==> flow/design.v <==
module multiplier
  (
   input                     clk,
   input                     rst,
   input                     en,
   input [BITS-1:0]          data_a,
   input [BITS-1:0]          data_b,
   output reg [(BITS*2)-1:0] result,
   output                    done
   );
   parameter BITS = 16;
   localparam STATE_IDLE     = 0;
   localparam STATE_MULTIPLY = 1;
   reg                    state;
   reg [$clog2(BITS)-1:0] mul_counter;
   reg [BITS-1:0]         data_a_reg;
   reg [(BITS*2)-1:0]     data_b_reg;
   assign done = (STATE_IDLE == state) && !en;
   always @ (posedge clk) begin
      case (state)
         STATE_IDLE: begin
            if (en) begin
               mul_counter <= 0;
               data_a_reg <= data_a;
               data_b_reg <= { {BITS{1'b0}}, data_b };
               result <= 0;
               state <= STATE_MULTIPLY;
            end
         end
         STATE_MULTIPLY: begin
            if (mul_counter == BITS - 1) begin
               state <= STATE_IDLE;
            end else begin
               mul_counter <= mul_counter + 1;
            end
            data_a_reg <= data_a_reg >> 1;
            data_b_reg <= data_b_reg << 1;
            if (data_a_reg[0]) begin
               result <= result + data_b_reg;
            end
         end
      endcase
      if (rst) begin
         state <= STATE_IDLE;
      end
   end
endmodule
module divider
  (
   input                 clk,
   input                 rst,
   input                 en,
   input [BITS-1:0]      dividend,
   input [BITS-1:0]      divisor,
   output reg [BITS-1:0] quotient,
   output [BITS-1:0]     remainder,
   output                done
   );
   parameter BITS = 16;
   localparam STATE_IDLE   = 0;
   localparam STATE_DIVIDE = 1;
   reg                    state;
   reg [$clog2(BITS)-1:0] div_counter;
   reg [(BITS-1)*2:0]     dividend_reg;
   reg [(BITS-1)*2:0]     divisor_reg;
   assign done = (STATE_IDLE == state) && !en;
   assign remainder = dividend_reg[BITS-1:0];
   always @ (posedge clk) begin
      case (state)
        STATE_IDLE: begin
           if (en) begin
              div_counter <= 0;
              dividend_reg <= { {BITS-1{1'b0}}, dividend };
              divisor_reg <= { divisor, {BITS-1{1'b0}} };
              quotient <= 0;
              state <= STATE_DIVIDE;
           end
        end
        STATE_DIVIDE: begin
           if (div_counter == BITS - 1) begin
              state <= STATE_IDLE;
           end else begin
              div_counter <= div_counter + 1;
           end
           divisor_reg <= divisor_reg >> 1;
           if (dividend_reg < divisor_reg) begin
              quotient <= quotient << 1;
           end else begin
              quotient <= (quotient << 1) | 1'b1;
              dividend_reg <= dividend_reg - divisor_reg;
           end
        end
      endcase
      if (rst) begin
         state <= STATE_IDLE;
      end
   end
endmodule
module processor
  (
   input                        clk,
   input                        rst,
   input                        boot_done,
   output reg [11:0]            status_digits,
   output reg                   halted,
   output reg [16-1:0]  instr_ptr,
   input                        instr_valid,
   input [32-1:0]      cur_instr,
   output reg                   cache_wr_en,
   output reg [16-1:0]  cache_wr_addr,
   output reg [16-1:0]  cache_wr_data,
   input                        cache_wr_done,
   output reg                   cache_rd_en,
   output reg [16-1:0]  cache_rd_addr,
   input [16-1:0]       cache_rd_data,
   input                        cache_rd_done,
   input                        pixel_wr_done,
   output reg                   pixel_en,
   output reg [7:0]             pixel_rgb,
   output reg [7:0]             pixel_x,
   output reg [7:0]             pixel_y,
   input [16-1:0]       rnd,
   output reg                   ms_time_rst,
   input [16-1:0]       ms_time,
   input [142-1:0] buf_inputs
   );
   reg [16-1:0]  registers [16-1:0];
   reg                   overflow_flag;
   reg                   carry_flag;
   reg                   zero_flag;
   reg                   sign_flag;
   wire [7:0]            opcode = cur_instr[31:24];
   wire [7:0]            arg1 = cur_instr[23:16];
   wire [7:0]            arg2 = cur_instr[15:8];
   wire [3:0]            reg1 = arg1[3:0];
   wire [3:0]            reg2 = arg2[3:0];
   wire [16-1:0] dest = registers[reg1];
   wire [16-1:0] src  = registers[reg2];
   wire [15:0]           argA = cur_instr[23:8];
   wire [15:0]           argB = cur_instr[15:0];
   wire signed [16-1:0] signed_dest = dest;
   reg [3:0]             load_reg;
   reg                       multiply_en;
   reg [16-1:0]      multiply_data_a;
   reg [16-1:0]      multiply_data_b;
   wire [(16*2)-1:0] multiply_result;
   wire                      multiply_done;
   multiplier #(.BITS(16)) multiplier_
     (
      .clk(clk),
      .rst(rst),
      .en(multiply_en),
      .data_a(multiply_data_a),
      .data_b(multiply_data_b),
      .result(multiply_result),
      .done(multiply_done)
      );
   reg                   divide_en;
   reg [16-1:0]  dividend;
   reg [16-1:0]  divisor;
   wire [16-1:0] quotient;
   wire [16-1:0] remainder;
   wire                  divide_done;
   divider #(.BITS(16)) divider_
     (
      .clk(clk),
      .rst(rst),
      .en(divide_en),
      .dividend(dividend),
      .divisor(divisor),
      .quotient(quotient),
      .remainder(remainder),
      .done(divide_done)
      );
   localparam [3:0] STATE_PRE_BOOT   = 0;
   localparam [3:0] STATE_HALT       = 1;
   localparam [3:0] STATE_EXECUTING  = 2;
   localparam [3:0] STATE_WR_WAIT    = 3;
   localparam [3:0] STATE_PIXEL_WAIT = 4;
   localparam [3:0] STATE_RD_WAIT    = 5;
   localparam [3:0] STATE_RET_WAIT   = 6;
   localparam [3:0] STATE_MULTIPLY   = 7;
   localparam [3:0] STATE_DIVIDE     = 8;
   reg [3:0]            state;
   always @ (posedge clk) begin
      cache_wr_en <= 0;
      cache_rd_en <= 0;
      pixel_en <= 0;
      multiply_en <= 0;
      divide_en <= 0;
      ms_time_rst <= 0;
      case (state)
        STATE_PRE_BOOT: begin
           if (boot_done) begin
              state <= STATE_EXECUTING;
           end
        end
        STATE_HALT: begin
           halted <= 1;
        end
        STATE_EXECUTING: begin
           halted <= 0;
           if (instr_valid) begin
              execute();
           end
        end
        STATE_WR_WAIT: begin
           if (cache_wr_done) begin
              state <= STATE_EXECUTING;
           end
        end
        STATE_PIXEL_WAIT: begin
           if (pixel_wr_done) begin
              state <= STATE_EXECUTING;
           end
        end
        STATE_RD_WAIT: begin
           if (cache_rd_done) begin
              registers[load_reg] <= cache_rd_data;
              state <= STATE_EXECUTING;
           end
        end
        STATE_RET_WAIT: begin
           if (cache_rd_done) begin
              instr_ptr <= cache_rd_data + 32 / 8;
              state <= STATE_EXECUTING;
           end
        end
        STATE_MULTIPLY: begin
           if (multiply_done) begin
              registers[load_reg] <= multiply_result[16-1:0];
              state <= STATE_EXECUTING;
           end
        end
        STATE_DIVIDE: begin
           if (divide_done) begin
              registers[load_reg] <= quotient;
              state <= STATE_EXECUTING;
           end
        end
      endcase
      if (rst) begin
         state <= STATE_PRE_BOOT;
         status_digits <= 0;
         halted <= 0;
         instr_ptr <= 0;
         cache_wr_en <= 0;
         cache_rd_en <= 0;
         pixel_en <= 0;
         pixel_rgb <= 0;
         ms_time_rst <= 0;
         multiply_en <= 0;
         divide_en <= 0;
         overflow_flag <= 0;
         carry_flag <= 0;
         zero_flag <= 0;
         sign_flag <= 0;
      end
   end
   task execute;
      reg [16:0] result;
      begin
         result = 0;
         instr_ptr <= instr_ptr + 32 / 8;
         case (opcode)
           8'h00: begin
           end
           8'h01: begin
              registers[reg1] <= buf_inputs[src];
           end
           8'h02: begin
              if (cache_wr_done) begin
                 push(instr_ptr);
                 instr_ptr <= argA;
              end else begin
                 instr_ptr <= instr_ptr;
              end
           end
           8'h03: begin
              if (cache_rd_done) begin
                 pop();
                 registers[4'b0] <= registers[4'b0] - arg1 - 16 / 8;
                 state <= STATE_RET_WAIT;
              end else begin
                 instr_ptr <= instr_ptr;
              end
           end
           8'h04: begin
              if (cache_rd_done) begin
                 read(src);
              end else begin
                 instr_ptr <= instr_ptr;
              end
           end
           8'h05: begin
              if (cache_rd_done) begin
                 read(argB);
              end else begin
                 instr_ptr <= instr_ptr;
              end
           end
           8'h06: begin
              registers[reg1] <= src;
           end
           8'h07: begin
              registers[reg1] <= argB;
           end
           8'h08: begin
              if (cache_wr_done) begin
                 push(dest);
              end else begin
                 instr_ptr <= instr_ptr;
              end
           end
           8'h09: begin
              if (cache_rd_done) begin
                 pop();
              end else begin
                 instr_ptr <= instr_ptr;
              end
           end
           8'h0A: begin
              result = dest + src;
              registers[reg1] <= result[16-1:0];
           end
           8'h0B: begin
              result = dest - src;
              registers[reg1] <= result[16-1:0];
           end
           8'h0C: begin
              if (multiply_done) begin
                 multiply_en <= 1;
                 multiply_data_a <= dest;
                 multiply_data_b <= src;
                 state <= STATE_MULTIPLY;
                 load_reg <= reg1;
              end else begin
                 instr_ptr <= instr_ptr;
              end
           end
           8'h0D: begin
              if (divide_done) begin
                 divide_en <= 1;
                 dividend <= dest;
                 divisor <= src;
                 state <= STATE_DIVIDE;
                 load_reg <= reg1;
              end else begin
                 instr_ptr <= instr_ptr;
              end
           end
           8'h0E: begin
              registers[reg1] <= dest & src;
           end
           8'h0F: begin
              registers[reg1] <= dest | src;
           end
           8'h10: begin
              registers[reg1] <= dest ^ src;
           end
           8'h11: begin
              registers[reg1] <= dest << src;
           end
           8'h12: begin
              registers[reg1] <= signed_dest >>> src;
           end
           8'h13: begin
              registers[reg1] <= dest >> src;
           end
           8'h14: begin
              result = dest - src;
           end
           8'h15: begin
              result = { 1'b0, dest & src };
           end
           8'h16: begin
              pixel_rgb <= dest[7:0];
           end
           8'h17: begin
              if (pixel_wr_done) begin
                 pixel_en <= 1;
                 pixel_x <= dest[7:0];
                 pixel_y <= src[7:0];
                 state <= STATE_PIXEL_WAIT;
              end else begin
                 instr_ptr <= instr_ptr;
              end
           end
           8'h18: begin
              if (cache_wr_done) begin
                 write(dest, src);
              end else begin
                 instr_ptr <= instr_ptr;
              end
           end
           8'h19: begin
              if (cache_wr_done) begin
                 write(dest, argB);
              end else begin
                 instr_ptr <= instr_ptr;
              end
           end
           8'h1A: begin
              registers[reg1] <= ms_time;
           end
           8'h1B: begin
              ms_time_rst <= 1;
           end
           8'h1C: begin
              registers[reg1] <= rnd;
           end
           8'h30: begin
              instr_ptr <= dest;
           end
           8'h31: begin
              instr_ptr <= argA;
           end
           8'h32: begin
              if (zero_flag) begin
                 instr_ptr <= argA;
              end
           end
           8'h33: begin
              if (!zero_flag) begin
                 instr_ptr <= argA;
              end
           end
           8'h34: begin
              if (!zero_flag && sign_flag == overflow_flag) begin
                 instr_ptr <= argA;
              end
           end
           8'h35: begin
              if (sign_flag == overflow_flag) begin
                 instr_ptr <= argA;
              end
           end
           8'h36: begin
              if (!carry_flag && !zero_flag) begin
                 instr_ptr <= argA;
              end
           end
           8'h37: begin
              if (!carry_flag) begin
                 instr_ptr <= argA;
              end
           end
           8'h38: begin
              if (sign_flag != overflow_flag) begin
                 instr_ptr <= argA;
              end
           end
           8'h39: begin
              if (sign_flag != overflow_flag || zero_flag) begin
                 instr_ptr <= argA;
              end
           end
           8'h3A: begin
              if (carry_flag) begin
                 instr_ptr <= argA;
              end
           end
           8'h3B: begin
              if (carry_flag || zero_flag) begin
                 instr_ptr <= argA;
              end
           end
           8'h3C: begin
              if (overflow_flag) begin
                 instr_ptr <= argA;
              end
           end
           8'h3D: begin
              if (!overflow_flag) begin
                 instr_ptr <= argA;
              end
           end
           8'h3E: begin
              if (sign_flag) begin
                 instr_ptr <= argA;
              end
           end
           8'h3F: begin
              if (!sign_flag) begin
                 instr_ptr <= argA;
              end
           end
           default: begin
              status_digits <= 12'h700 | opcode;
              state <= STATE_HALT;
           end
         endcase
         if (8'h14 == opcode || 8'h15 == opcode ||
             8'h0A == opcode || 8'h0B == opcode) begin
            set_flags(result);
         end else begin
            clear_flags();
         end
      end
   endtask
   task write;
      input [16-1:0] data;
      input [16-1:0] addr;
      begin
         cache_wr_en <= 1;
         cache_wr_addr <= addr;
         cache_wr_data <= data;
         state <= STATE_WR_WAIT;
      end
   endtask
   task read;
      input [16-1:0] addr;
      begin
         load_reg <= reg1;
         cache_rd_en <= 1;
         cache_rd_addr <= addr;
         state <= STATE_RD_WAIT;
      end
   endtask
   task push;
      input [16-1:0] push_data;
      reg [16-1:0]   new_stack_ptr;
      begin
         new_stack_ptr = registers[4'b0] + 16 / 8;
         write(push_data, new_stack_ptr);
         registers[4'b0] <= new_stack_ptr;
      end
   endtask
   task pop;
      reg [16-1:0] stack_ptr;
      begin
         stack_ptr = registers[4'b0];
         read(stack_ptr);
         registers[4'b0] <= stack_ptr - 2;
      end
   endtask;
   task set_flags;
      input [16:0] result;
      begin
         if (8'h0A == opcode) begin
            overflow_flag <= (dest[16-1] &
                              src[16-1] &
                              ~result[16-1]) |
                             (~dest[16-1] &
                              ~src[16-1] &
                              result[16-1]);            
         end else if (8'h0B == opcode || 8'h14 == opcode) begin
            overflow_flag <= (dest[16-1] &
                              ~src[16-1] &
                              ~result[16-1]) |
                             (~dest[16-1] &
                              src[16-1] &
                              result[16-1]);
         end else begin
            overflow_flag <= 0;
         end
         carry_flag <= result[16];
         zero_flag <= (0 == result[16-1:0]);
         sign_flag <= result[16-1];
      end
   endtask
   task clear_flags;
      begin
         overflow_flag <= 0;
         carry_flag <= 0;
         zero_flag <= 0;
         sign_flag <= 0;
      end
   endtask
endmodule
==> From RTL to reports: processor <==
Tool output for the design above, in the order of the flow.
Lines are those of the file above, counted from 1.
Cell names lack the library's common part.
{ "design": {"top": "processor", "clock_port": "clk", "cell_library": "sky130hd", "corner": "tt_025C_1v80"} }

==> After elaboration <==
Counts by Yosys on the flattened word-level netlist (proc, flatten, opt, wreduce; memories kept). Register bits leave out memories and registers merged into their read ports (data or address). Print and check cells are left out.
Memory sizes are those after Yosys's memory passes, which may raise the word count (mostly to a power of two), join words into wider ones and drop unused or constant bits.
{ "bits": {"register_bits": 348, "mem_bits_rw": 256, "n_memories": 1, "input_bits": 229, "output_inout_bits": 105, "wordCells": 486} }
{ "mem_list": {"columns": ["memory", "size", "width", "rd", "write_ports", "line", "text"], "rows": [
  ["registers", 16, 16, 3, 1, 127, "reg [16-1:0]  registers [16-1:0];"]
]} }
{ "op_classes": {"add_sub_neg": 12, "cmp": 1, "equal": 95, "n_shift": 4, "mux": 237, "n_logic": 44, "n_reduce_logical": 57} }
{ "op_table": {"columns": ["op", "n"], "rows": [
  ["16-bit two-way mux", 114],
  ["16-bit case mux with 22-bit select", 1],
  ["142-bit by 16-bit indexed select with 1-bit output", 1],
  ["8-bit by 6-bit equality test with 1-bit output (second input constant)", 16],
  ["32-bit case mux with 2-bit select", 2],
  ["16-bit case mux with 2-bit select", 4],
  ["31-bit case mux with 2-bit select", 2],
  ["8-bit by 5-bit equality test with 1-bit output (second input constant)", 13],
  ["16-bit case mux with 3-bit select", 2],
  ["32-bit two-way mux", 3],
  ["31-bit two-way mux", 3],
  ["4-bit two-way mux", 22],
  ["1-bit two-way mux", 73],
  ["8-bit by 4-bit equality test with 1-bit output (second input constant)", 8],
  ["4-bit case mux with 7-bit select", 2],
  ["17-bit case mux with 3-bit select", 1],
  ["45-bit OR reduction", 1],
  ["2-bit != test (second input constant)", 17],
  ["34-bit OR reduction", 1],
  ["17-bit two-way mux", 2],
  ["16-bit by 3-bit adder with 16-bit output (second input constant)", 2],
  ["16-bit OR reduction", 2],
  ["32-bit adder", 1],
  ["8-bit by 3-bit equality test with 1-bit output (second input constant)", 4],
  ["31-bit subtractor", 1],
  ["31-bit less-than comparator", 1],
  ["4-bit OR reduction", 7],
  ["1-bit OR", 20]
]} }
Other operator kinds: 51; their cells: 124.

==> Depth <==
Yosys ltp: most cells in a row. Word level: on the elaborated netlist, between registers, memories and ports. Mapped: between sequential cells and ports; inverters and the memories' decode and read muxes count.
{ "depth": {"depth_word": 18, "abc_area": 0, "mapped_depth": 23, "ltp_nobuf": 18} }

==> Synthesis result <==
Yosys stat after the flow's synthesis: flattened, memories mapped to cells. It holds for the ABC_AREA given above (unset counts as 0); a run with the other value may have another netlist.
Totals and module areas in this step are rounded.
{ "synth_totals": {"cell_count": 3210, "area_um2": 36000, "seqArea_um2": 17000, "ff_cells": 577, "buf_cells": 207} }
{ "by_type": {"columns": ["type", "n", "type_area_um2"], "rows": [
  ["edfxtp_1", 522, 1.57E+04],
  ["mux4_2", 145, 3.27E+03],
  ["ha_1", 117, 1.46E+03],
  ["mux2i_1", 114, 1.14E+03],
  ["dfxtp_1", 55, 1.1E+03],
  ["nand2_1", 279, 1.05E+03],
  ["mux2_2", 91, 1.02E+03],
  ["nor2_1", 271, 1.02E+03],
  ["a21oi_1", 180, 900.864],
  ["xnor2_1", 82, 718.189],
  ["o21ai_0", 142, 710.682],
  ["a22oi_1", 73, 548.026],
  ["inv_1", 136, 510.49],
  ["clkbuf_1", 133, 499.229],
  ["nand3_1", 92, 460.442],
  ["and2_1", 62, 387.872],
  ["a221oi_1", 34, 297.786],
  ["xor2_1", 32, 280.269]
]} }
Other cell types: 71; their cells: 650.
The figures by module come from a second, unflattened synthesis with its own total; it is not the netlist above.
{ "unflattened": {"cells_unflattened": 3614, "hier_area_um2": 39000} }
Rows give one instance, submodules left out.
{ "modules": {"columns": ["module", "n_inst", "n_cells", "area_um2", "seq_area_um2"], "rows": [
  ["processor", 1, 2656, 29000, 13000],
  ["divider (BITS=16)", 1, 488, 5300, 2500],
  ["multiplier (BITS=16)", 1, 470, 5200, 2500]
]} }

==> Worst setup path after synthesis <==
Path of least setup slack by OpenSTA after synthesis, without wires, with an ideal clock, recovery checks aside; 20% of the period is set as input and as output delay. Where synthesis merged equal registers, the netlist keeps one of their names.
{ "synth_timing": {"path_type": "input port to flip-flop", "start": "input port cur_instr[16]", "end": "memory registers[0][15]", "period_ns": 9.0, "in_delay_ns": 1.800, "setup_ns": 0.302, "t_first_pin_ns": 1.800, "arrival_time_ns": 6.854, "t_required_ns": 8.698, "slack_ns": 1.844, "delay_ns": 5.356, "stages": 20, "path_buffers": 4, "period_less_setup_slack_ns": 7.156} }
"delay_ns" is the arrival time less input delay plus setup time.
"stages" counts driving pins, that of a launching flip-flop among them; a cell with two outputs on the path counts twice.
"period_less_setup_slack_ns" is the clock period less the worst setup slack; recovery checks do not enter. This is arithmetic on one report: input and output delays are still those of the set period (20% each).
Between the ends stands the longest chain of elaborated cells between them, by number of cells; it is not shown to be the way that was timed. Of several equally long chains one is given.
Each line given opens the expression or statement behind the cell; cells for indexed reads and writes are added by Yosys, which also makes memories of some case tables.
The chain passes a memory read, where the word-level depth is cut; so it can be longer than that depth.
The path ends at the data pin of a flip-flop with enable; ways to the enable are not counted.
{ "synth_via": {"cell_sequence": "buf_2 buf_2 buf_2 buf_2 mux4_2 a22oi_1 nand2_1 inv_1 ha_1 or2_2 a221oi_1 o22ai_1 o41ai_1 o41ai_1 o31ai_2 nand2_1 a221o_1 o311ai_1 nand2_1 a31oi_1", "elab_chain_len": 17, "cone_cells": 54, "classes_between": "add/sub (4); shift (3); mux (43); logic (3); memory (1)"} }
{ "synth_lines": {"columns": ["element", "line", "text"], "rows": [
  ["from (decl)", 108, "input [32-1:0]      cur_instr,"],
  ["memory 16 x 16 bit", 127, "reg [16-1:0]  registers [16-1:0];"],
  ["16-bit by 16-bit adder with 17-bit output", 323, "result = dest + src;"],
  ["16-bit two-way mux", 265, "case (opcode)"],
  ["16-bit two-way mux", 203, "if (instr_valid) begin"],
  ["16-bit two-way mux", 192, "case (state)"],
  ["16-bit two-way mux x12", null, null],
  ["to (decl)", 127, null]
]} }
Nets of the timed path that keep an RTL name, with a line that drives or declares them; the list need not be complete.
{ "synth_named_nets": {"columns": ["net", "line", "text"], "rows": [
  ["dest[1]", 137, "wire [16-1:0] dest = registers[reg1];"]
]} }

==> Timing after layout <==
Path of least setup slack in the final report of run 1 (OpenROAD, finished layout, wires in). Where an end is a register, its clock arrival counts in the times.
{ "layout_timing": {"path_type": "input port to flip-flop", "start": "input port cur_instr[18]", "end": "memory registers[0][15]", "period_ns": 9.0, "in_delay_ns": 1.80, "setup_ns": 0.17, "t_first_pin_ns": 1.80, "arrival_time_ns": 7.89, "t_required_ns": 9.47, "slack_ns": 1.57, "stages": 19, "path_buffers": 3} }
Between the ends stands the longest chain of elaborated cells between them, by number of cells; it is not shown to be the way that was timed. Of several equally long chains one is given.
The chain passes a memory read, where the word-level depth is cut; so it can be longer than that depth.
The path ends at the data pin of a flip-flop with enable; ways to the enable are not counted.
{ "layout_via": {"cell_sequence": "clkdlybuf4s50_1 buf_4 and2_1 a22oi_1 nand2_1 inv_1 ha_1 or2_2 a221oi_1 o22ai_1 o41ai_1 o41ai_1 o31ai_2 nand2_1 a221o_1 o311ai_1 nand2_1 a31oi_1 buf_4", "elab_chain_len": 17, "cone_cells": 54, "classes_between": "add/sub (4); shift (3); mux (43); logic (3); memory (1)"} }
{ "layout_lines": {"columns": ["element", "line", "text"], "rows": [
  ["from (decl)", 108, "input [32-1:0]      cur_instr,"],
  ["memory 16 x 16 bit", 127, "reg [16-1:0]  registers [16-1:0];"],
  ["16-bit by 16-bit adder with 17-bit output", 323, "result = dest + src;"],
  ["16-bit two-way mux", 265, "case (opcode)"],
  ["16-bit two-way mux", 203, "if (instr_valid) begin"],
  ["16-bit two-way mux", 192, "case (state)"],
  ["16-bit two-way mux x12", null, null],
  ["to (decl)", 127, null]
]} }
Nets of the timed path that keep an RTL name, with a line that drives or declares them; the list need not be complete.
{ "layout_named_nets": {"columns": ["net", "line", "text"], "rows": [
  ["dest[1]", 137, "wire [16-1:0] dest = registers[reg1];"]
]} }

==> runs of processor <==
Module processor, platform sky130hd: 4 stored runs of the flow (Yosys, OpenROAD) with differing settings, in no particular order. Input and output delays are each 20% of the period that was set; the output load is 0.01 pF.
"period_reached_ns": clock period set for the run, less the worst setup slack. It is reckoned from that one timing run; input and output delays stay at 20% of the period that was set.
"worst_setup_path_time_ns" is the time allowed to the run's worst setup path (the clock period less input and output delay, where it has them) less its slack. Clock arrival times count: a late capture clock shortens it, a late launch clock lengthens it.
"design_power_mw": no workload was simulated; the value follows from the tool's default switching activity.
Values from the reports are rounded here.
[
  {
    "run": "run 1",
    "settings": { "HOLD_SLACK_MARGIN": -0.09, "SLEW_MARGIN": 40, "period_ns": 9.0, "CAP_MARGIN": 20, "CORE_MARGIN": 2, "CORE_UTILIZATION": 40 },
    "results": { "post_synth_area_um2": 36000, "die_footprint_um2": 92000, "stdcell_area_um2": 43000, "finish.utilization_frac": 0.49, "worst_setup_slack_ns": 1.6, "hold_ws_ns": 0.45, "design_power_mw": 6.9, "period_reached_ns": 7.426, "worst_setup_path_time_ns": 5.63, "critical_path_type": "input port to flip-flop" }
  },
  {
    "run": "run 2",
    "settings": { "CORE_UTILIZATION": 40, "PLACE_DENSITY": 0.6, "period_ns": 7.52, "CAP_MARGIN": 20, "CORE_MARGIN": 2, "SLEW_MARGIN": 20 },
    "results": { "post_synth_area_um2": 36000, "die_footprint_um2": 92000, "stdcell_area_um2": 43000, "finish.utilization_frac": 0.49, "worst_setup_slack_ns": 0.75, "hold_ws_ns": 0.45, "design_power_mw": 8.2, "period_reached_ns": 6.775, "worst_setup_path_time_ns": 5.27, "critical_path_type": "input port to flip-flop" }
  },
  {
    "run": "run 3",
    "settings": { "ABC_AREA": 0, "CAP_MARGIN": 10, "CORE_MARGIN": 4, "CTS_CLUSTER_SIZE": 18, "GPL_ROUTABILITY_DRIVEN": 0, "HOLD_SLACK_MARGIN": -0.09, "PLACE_DENSITY_LB_ADDON": 0.04, "SETUP_SLACK_MARGIN": -0.3, "SLEW_MARGIN": 0, "period_ns": 8.86, "CORE_UTILIZATION": 40 },
    "results": { "post_synth_area_um2": 36000, "die_footprint_um2": 94000, "stdcell_area_um2": 43000, "finish.utilization_frac": 0.48, "worst_setup_slack_ns": 1.6, "hold_ws_ns": 0.45, "design_power_mw": 7.0, "period_reached_ns": 7.234, "worst_setup_path_time_ns": 5.46, "critical_path_type": "input port to flip-flop" }
  },
  {
    "run": "run 4",
    "settings": { "CORE_UTILIZATION": 40, "PLACE_DENSITY": 0.6, "period_ns": 9.0, "CAP_MARGIN": 20, "CORE_MARGIN": 2, "SLEW_MARGIN": 20 },
    "results": { "post_synth_area_um2": 36000, "die_footprint_um2": 92000, "stdcell_area_um2": 43000, "finish.utilization_frac": 0.48, "worst_setup_slack_ns": 1.7, "hold_ws_ns": 0.45, "design_power_mw": 6.6, "period_reached_ns": 7.345, "worst_setup_path_time_ns": 5.55, "critical_path_type": "input port to flip-flop" }
  }
]
